==> flow/design.v <==
module Booth4(
    input   wire    [63:0]  A,
    input   wire    [2:0]   B_pp,
    output  reg     [64:0]  PP,
    output  wire    E,
    output  wire    S
);
    assign E = ((B_pp == 3'b000) || (A[63] == B_pp[2])) && (B_pp != 3'b111);
    assign S = B_pp[2];
    always @ (*) begin
        case (B_pp)
            3'b000: PP = 65'b0;
            3'b001: PP = {A[63], A};
            3'b010: PP = {A[63], A};
            3'b011: PP = {A, 1'b0};
            3'b100: PP = ~{A, 1'b0};
            3'b101: PP = ~{A[63], A};
            3'b110: PP = ~{A[63], A};
            3'b111: PP = ~65'b0;
        endcase
    end
endmodule
module booth_mul64(
    input   wire    clk,
    input   wire    nrst,
    input   wire    [63:0]  A,
    input   wire    [63:0]  B,
    output  reg     [127:0] P,
    input   wire    start,
    output  wire    ready
);
    localparam S_IDLE = 2'b00;
    localparam S_LOAD = 2'b01;
    localparam S_BUSY = 2'b10;
    localparam S_FINISH = 2'b11;
    reg [1:0] STATE;
    reg [1:0] next_state;
    reg [5:0] count;
    assign ready = (STATE == S_IDLE);
    reg [63:0] A_buf;
    reg [64:0] B_buf;
    reg [67:0] P_cur;
    reg [63:0] P_sft;
    reg [63:0] Ss;
    wire [64:0] PP;
    wire E, S;
    Booth4 enc(A_buf, B_buf[2:0], PP, E, S);
    always @ (*) begin
        next_state = STATE;
        if (STATE == S_IDLE && start == 1'b1)
            next_state = S_LOAD;
        if (STATE == S_LOAD)
            next_state = S_BUSY;
        if (STATE == S_BUSY && count == 6'd31)
            next_state = S_FINISH;
        if (STATE == S_FINISH)
            next_state = S_IDLE;
    end
    always @ (posedge clk or negedge nrst) begin
        if (~nrst) begin
            STATE <= S_IDLE;
        end
        else begin
            STATE <= next_state;
        end
    end
    always @ (posedge clk or negedge nrst) begin
        if (~nrst) begin
            count <= 6'd0;
        end
        else begin
            if (STATE == S_BUSY)
                count <= count + 1;
            else
                count <= 6'd0;
        end
    end
    always @ (posedge clk or negedge nrst) begin
        if (~nrst) begin
            A_buf <= 64'd0;
            B_buf <= 64'd0;
        end
        else begin
            if (next_state == S_LOAD) begin
                A_buf <= A;
                B_buf <= {B, 1'b0};
            end
            else if (STATE == S_BUSY) begin
                B_buf <= B_buf >> 2;
            end
        end
    end
    always @ (posedge clk or negedge nrst) begin
        if (~nrst) begin
            P_cur <= 68'd0;
            P_sft <= 64'd0;
        end
        else begin
            if (STATE == S_BUSY) begin
                if (count == 6'd0)
                    {P_cur, P_sft} <= {(P_cur + {E, ~E, ~E, PP}), P_sft} >> 2;
                else
                    {P_cur, P_sft} <= {(P_cur + {1'b1, E, PP}), P_sft} >> 2;
            end
            else begin
                P_cur <= 68'd0;
                P_sft <= 64'd0;
            end
        end
    end
    always @ (posedge clk or negedge nrst) begin
        if (~nrst) begin
            Ss <= 64'b0;
        end
        else begin
            if (STATE == S_BUSY) begin
                Ss <= {1'b0, S, Ss[63:2]};
            end
            else begin
                Ss <= 64'd0;
            end
        end
    end
    always @ (posedge clk or negedge nrst) begin
        if (~nrst) begin
            P <= 128'd0;
        end
        else begin
            if (STATE == S_FINISH) begin
                P <= {P_cur[63:0], P_sft} + Ss;
            end
            else if (next_state == S_LOAD) begin
                P <= 128'd0;
            end
        end
    end
endmodule
## From RTL to reports: booth_mul64

Tool output for the design above, in the order of the flow.
Line numbers count from 1 in the design file above.
Library cell names are shortened.
A cell with n/a has no value.

| inputs | value |
|---|---|
| design top | booth_mul64 |
| clock input | clk |
| library | sky130hd |
| library corner | tt_025C_1v80 |

## Word level

Yosys after proc, flatten, opt, wreduce and memory -nomap, before mapping. Memory bits, and registers merged into a memory's read port (data or address), are not among the register bits. Print and check cells are not counted. Equal cells are merged and count once.

| operators by class | value |
|---|---|
| div/mod/pow operators | 0 |
| multiplexer cells | 15 |
| equality and inequality tests | 14 |
| reductions and logical operators | 11 |
| shifts and indexed selects | 0 |
| add/sub/neg operators | 4 |
| bitwise logic cells | 3 |
| magnitude comparators | 0 |
| $mul | 0 |

Operator list:

| kind | number |
|---|---|
| 65-bit case mux with 6-bit select | 1 |
| 128-bit two-way mux | 2 |
| 66-bit two-way mux | 2 |
| 65-bit NOT | 2 |
| 65-bit two-way mux | 2 |
| 128-bit by 63-bit adder with 128-bit output | 1 |
| 64-bit two-way mux | 2 |
| 66-bit by 67-bit adder with 68-bit output | 1 |
| 66-bit by 68-bit adder with 68-bit output | 1 |
| 63-bit two-way mux | 1 |
| 3-bit equality test (second input constant) | 4 |
| 2-bit two-way mux | 4 |
| 3-bit by 2-bit equality test with 1-bit output (second input constant) | 2 |
| 6-bit by 1-bit adder with 6-bit output (second input constant) | 1 |
| 6-bit by 5-bit equality test with 1-bit output (second input constant) | 1 |
| 6-bit zero test | 1 |
| 6-bit two-way mux | 1 |
| 2-bit by 1-bit equality test with 1-bit output (second input constant) | 2 |
| 2-bit equality test (second input constant) | 2 |
| 2-bit nonzero test | 2 |
| 2-bit OR reduction | 2 |
| 1-bit logical AND | 3 |
| 3-bit by 1-bit equality test with 1-bit output (second input constant) | 1 |
| 3-bit != test (second input constant) | 1 |
| 3-bit zero test | 1 |
| 2-bit zero test | 1 |
| 1-bit equality test | 1 |
| 1-bit logical OR | 1 |
| 1-bit NOT | 1 |

| word-level totals | value |
|---|---|
| bits in latches | 0 |
| clocked read ports x word width | 0 |
| RAM bits | 0 |
| memory cells | 0 |
| input bits | 131 |
| output and inout bits | 129 |
| cells after elaboration | 55 |
| ROM bits | 0 |
| bits in registers | 458 |

## Longest topological paths

Yosys ltp: most cells in a row. Word level: on the elaborated netlist, between registers, memories and ports. Mapped: between sequential cells and ports; inverters and the memories' decode and read muxes count.

| depth | value |
|---|---|
| depth in word-level cells | 9 |
| ABC_AREA | 0 |
| mapped depth | 20 |
| gate-level depth less buffers | 17 |

## Mapped cells and area

Yosys stat after the flow's synthesis: flattened, memories mapped to cells. It holds for the ABC_AREA given above (unset counts as 0); a run with the other value may have another netlist.
The area totals of this step are shown rounded.

Cells by type:

| type | number | area in all (µm²) |
|---|---|---|
| dfrtp_1 | 428 | 1.07E+04 |
| nand2_1 | 534 | 2E+03 |
| ha_1 | 103 | 1.29E+03 |
| o21ai_0 | 229 | 1.15E+03 |
| nor2_1 | 266 | 998.458 |
| xnor2_1 | 107 | 937.149 |
| a21oi_1 | 165 | 825.792 |
| and2_1 | 116 | 725.696 |
| xor2_1 | 82 | 718.189 |
| mux2i_1 | 66 | 660.634 |
| clkbuf_1 | 159 | 596.822 |
| a221oi_1 | 67 | 586.813 |
| o22ai_1 | 70 | 437.92 |
| a21o_1 | 56 | 420.403 |
| nand3_1 | 57 | 285.274 |
| a31oi_1 | 36 | 225.216 |
| nand4_1 | 33 | 206.448 |
| and3_1 | 30 | 187.68 |

Not listed: further types 56, cells in them 294.

| synthesis totals | value |
|---|---|
| flip-flop cells | 429 |
| sequential part of the area | 10740 µm² |
| buffer cells | 179 |
| synthesis area | 25050 µm² |
| cells in the netlist | 2898 |

By module: a second synthesis without flattening, with its own total; a netlist apart from the flattened one above.

| unflattened totals | value |
|---|---|
| cells (unflattened synthesis) | 2871 |
| area total of the unflattened synthesis | 25460 µm² |

Each row is one instance without its submodules.

By module:

| module | cells | seq. area (µm²) | times used | area (µm²) |
|---|---|---|---|---|
| booth_mul64 | 2552 | 10740 | 1 | 23190 |
| Booth4 | 319 | 0.0 | 1 | 2268 |

## Timing after synthesis

Source: OpenSTA report_checks on the synthesized netlist (no wires, ideal clock, input and output delay 20% of the period each), path of least setup slack; recovery checks are left aside. Register names are those of the netlist, which keeps one name where synthesis merged equal registers.

| path post-synthesis | value |
|---|---|
| kind | flip-flop to flip-flop |
| start | reg B_buf[1] |
| end | reg P_cur[63] |
| period | 6.0 ns |
| stages | 19 |
| setup time | 0.128 ns |
| launch time at the first pin | 0.000 ns |
| arrival | 4.128 ns |
| required time | 5.872 ns |
| path buffers | 2 |
| delay of the path | 4.256 ns |
| slack | 1.745 ns |
| synthesis period reached | 4.255 ns |

"delay of the path" = arrival - input delay + setup time.
"stages": output pins that drive a net of the path, with the launching flip-flop's if there is one; two outputs of one cell count as two.
"synthesis period reached" is the clock period less the worst setup slack; recovery checks do not enter. This is arithmetic on one report: input and output delays are still those of the set period (20% each).
Between the ends stands the longest chain of elaborated cells between them, by number of cells; it is not shown to be the way that was timed. Of several equally long chains one is given.
A line is the first line of the expression or statement that the cell stems from. Yosys adds cells for indexed reads and writes and turns some case tables into memories.
A register here has more assigning lines than the two given.

| on the way, post-synthesis | value |
|---|---|
| path through | dfrtp_1 -> clkbuf_1 -> clkbuf_1 -> o22ai_1 -> nor2_1 -> nor2_1 -> a221oi_1 -> ha_1 -> a21oi_1 -> a2111oi_4 -> o21ai_2 -> o21ai_2 -> a21oi_2 -> o41a_1 -> o21a_1 -> o211ai_2 -> a31oi_1 -> o221ai_2 -> mux2_1 |
| cells in the longest elaborated chain | 7 |
| elaborated cells between the ends (all ways) | 19 |
| those cells by class | add/sub: 2; eq/ne: 8; mux: 3; logic: 1; reduce/logical: 5 |

RTL lines, path post-synthesis:

| what | RTL line | text |
|---|---|---|
| from (decl) | 41 | `reg [64:0] B_buf;` |
| from (assign) | 86 | `B_buf <= {B, 1'b0};` |
| from (assign) | 89 | `B_buf <= B_buf >> 2;` |
| 3-bit zero test | 8 | `assign E = ((B_pp == 3'b000) \|\| (A[63] == B_pp[2])) && (B_pp != 3'b111);` |
| 1-bit logical OR | 8 |  |
| 1-bit logical AND | 8 |  |
| 1-bit NOT | 101 | `{P_cur, P_sft} <= {(P_cur + {E, ~E, ~E, PP}), P_sft} >> 2;` |
| 66-bit by 68-bit adder with 68-bit output | 101 |  |
| 66-bit two-way mux | 100 | `if (count == 6'd0)` |
| 66-bit two-way mux | 99 | `if (STATE == S_BUSY) begin` |
| to (assign) | 95 | `P_cur <= 68'd0;` |
| to (assign) | 106 | `P_cur <= 68'd0;` |

## Timing after layout

From the final timing report of job 1: the path of least setup slack in the routed layout; clock arrival at registers is part of the times.

| path post-layout | value |
|---|---|
| kind | flip-flop to flip-flop |
| start | reg B_buf[1] |
| end | reg P_cur[63] |
| setup time | 0.11 ns |
| launch time at the first pin | 0.60 ns |
| stages | 15 |
| arrival | 5.52 ns |
| period | 6.0 ns |
| path buffers | 1 |
| slack | 0.97 ns |
| required time | 6.49 ns |

Between the ends stands the longest chain of elaborated cells between them, by number of cells; it is not shown to be the way that was timed. Of several equally long chains one is given.
A register here has more assigning lines than the two given.

| on the way, post-layout | value |
|---|---|
| path through | dfrtp_4 -> xor2_1 -> and2_2 -> buf_4 -> a221oi_1 -> ha_1 -> nand4_1 -> nor4b_1 -> a21oi_2 -> o41a_1 -> o21a_1 -> o211ai_2 -> a31oi_1 -> o221ai_2 -> mux2_1 |
| cells in the longest elaborated chain | 7 |
| elaborated cells between the ends (all ways) | 19 |
| those cells by class | add/sub: 2; eq/ne: 8; mux: 3; logic: 1; reduce/logical: 5 |

RTL lines, path post-layout:

| what | RTL line | text |
|---|---|---|
| from (decl) | 41 | `reg [64:0] B_buf;` |
| from (assign) | 86 | `B_buf <= {B, 1'b0};` |
| from (assign) | 89 | `B_buf <= B_buf >> 2;` |
| 3-bit zero test | 8 | `assign E = ((B_pp == 3'b000) \|\| (A[63] == B_pp[2])) && (B_pp != 3'b111);` |
| 1-bit logical OR | 8 |  |
| 1-bit logical AND | 8 |  |
| 1-bit NOT | 101 | `{P_cur, P_sft} <= {(P_cur + {E, ~E, ~E, PP}), P_sft} >> 2;` |
| 66-bit by 68-bit adder with 68-bit output | 101 |  |
| 66-bit two-way mux | 100 | `if (count == 6'd0)` |
| 66-bit two-way mux | 99 | `if (STATE == S_BUSY) begin` |
| to (assign) | 95 | `P_cur <= 68'd0;` |
| to (assign) | 106 | `P_cur <= 68'd0;` |

==> runs of booth_mul64 <==
Measured data: module booth_mul64, platform sky130hd, 3 stored runs of the flow under differing settings, order arbitrary. Input and output delays are each 20% of the period that was set; the output load is 0.01 pF.
"achieved period" = clock period - worst setup slack. The figure is calculated, with input and output delays left at 20% of the set period.
"critical path time": the worst setup path's part of the clock period (all of it between registers, 20% less for each end at a port) less its slack. A launch clock that arrives late makes it longer, a capture clock that arrives late makes it shorter.
"total power of the final layout": no workload was simulated; the value follows from the tool's default switching activity.
The measured numbers are rounded.

## Job 1

==> flow/run.sh <==
#!/bin/bash
# the make line also repeats the synthesis and layout settings of config.mk as NAME=value (left out here)
make -C /OpenROAD-flow-scripts/flow DESIGN_CONFIG=/design/flow/config.mk WORK_HOME=/design/flow/orfs CLKGATE_MAP_FILE= finish
==> flow/config.mk <==
export PLATFORM = sky130hd
export DESIGN_NAME = booth_mul64
export DESIGN_NICKNAME = booth_mul64
export VERILOG_FILES = /design/flow/design.v
export SDC_FILE = /design/flow/constraint.sdc
export NUM_CORES = 4
export LEC_CHECK = 0
export CAP_MARGIN = 20
export CORE_MARGIN = 2
export CORE_UTILIZATION = 40
export SLEW_MARGIN = 20
==> flow/constraint.sdc <==
create_clock -name core_clock -period 6.0 [get_ports {clk}]
set_input_delay 1.2000 -clock core_clock [delete_from_list [all_inputs] [get_ports {clk}]]
set_output_delay 1.2000 -clock core_clock [all_outputs]
set_load 0.01 [all_outputs]

| result of job 1 | value |
|---|---|
| synthesis area | 25050 µm² |
| die size | 64650 µm² |
| standard-cell area of the final layout | 30190 µm² |
| utilization of the finished layout | 48.8% |
| lowest setup slack | 0.970 ns |
| summed negative setup slack | 0.000 ns |
| total power of the final layout | 14.95 mW |
| achieved period | 5.030 ns |
| critical path time | 5.03 ns |
| critical path kind | flip-flop to flip-flop |

## Job 2

==> flow/run.sh <==
#!/bin/bash
# the make line also repeats the synthesis and layout settings of config.mk as NAME=value (left out here)
make -C /OpenROAD-flow-scripts/flow DESIGN_CONFIG=/design/flow/config.mk WORK_HOME=/design/flow/orfs CLKGATE_MAP_FILE= finish
==> flow/config.mk <==
export PLATFORM = sky130hd
export DESIGN_NAME = booth_mul64
export DESIGN_NICKNAME = booth_mul64
export VERILOG_FILES = /design/flow/design.v
export SDC_FILE = /design/flow/constraint.sdc
export NUM_CORES = 4
export LEC_CHECK = 0
export ABC_AREA = 1
export CAP_MARGIN = 15
export CELL_PAD_IN_SITES_DETAIL_PLACEMENT = 1
export CORE_ASPECT_RATIO = 1.85
export CORE_MARGIN = 2
export CORE_UTILIZATION = 35
export GPL_TIMING_DRIVEN = 0
export MIN_ROUTING_LAYER = met2
export PLACE_DENSITY_LB_ADDON = 0.26
export SLEW_MARGIN = 25
export TNS_END_PERCENT = 20
==> flow/constraint.sdc <==
create_clock -name core_clock -period 6.81 [get_ports {clk}]
set_input_delay 1.3620 -clock core_clock [delete_from_list [all_inputs] [get_ports {clk}]]
set_output_delay 1.3620 -clock core_clock [all_outputs]
set_load 0.01 [all_outputs]

| result of job 2 | value |
|---|---|
| synthesis area | 30860 µm² |
| die size | 90670 µm² |
| standard-cell area of the final layout | 36690 µm² |
| utilization of the finished layout | 41.9% |
| lowest setup slack | 0.823 ns |
| summed negative setup slack | 0.000 ns |
| total power of the final layout | 17.41 mW |
| achieved period | 5.987 ns |
| critical path time | 5.99 ns |
| critical path kind | flip-flop to flip-flop |

## Job 3

==> flow/run.sh <==
#!/bin/bash
# the make line also repeats the synthesis and layout settings of config.mk as NAME=value (left out here)
make -C /OpenROAD-flow-scripts/flow DESIGN_CONFIG=/design/flow/config.mk WORK_HOME=/design/flow/orfs CLKGATE_MAP_FILE= finish
==> flow/config.mk <==
export PLATFORM = sky130hd
export DESIGN_NAME = booth_mul64
export DESIGN_NICKNAME = booth_mul64
export VERILOG_FILES = /design/flow/design.v
export SDC_FILE = /design/flow/constraint.sdc
export NUM_CORES = 4
export LEC_CHECK = 0
export ABC_AREA = 0
export CAP_MARGIN = 20
export CORE_MARGIN = 2
export CORE_UTILIZATION = 40
export GPL_TIMING_DRIVEN = 0
export PLACE_DENSITY_LB_ADDON = 0.26
export SLEW_MARGIN = 25
==> flow/constraint.sdc <==
create_clock -name core_clock -period 6.0 [get_ports {clk}]
set_input_delay 1.2000 -clock core_clock [delete_from_list [all_inputs] [get_ports {clk}]]
set_output_delay 1.2000 -clock core_clock [all_outputs]
set_load 0.01 [all_outputs]

| result of job 3 | value |
|---|---|
| synthesis area | 25050 µm² |
| die size | 64650 µm² |
| standard-cell area of the final layout | 30640 µm² |
| utilization of the finished layout | 49.6% |
| lowest setup slack | 0.059 ns |
| summed negative setup slack | 0.000 ns |
| total power of the final layout | 14.70 mW |
| achieved period | 5.941 ns |
| critical path time | 5.94 ns |
| critical path kind | flip-flop to flip-flop |
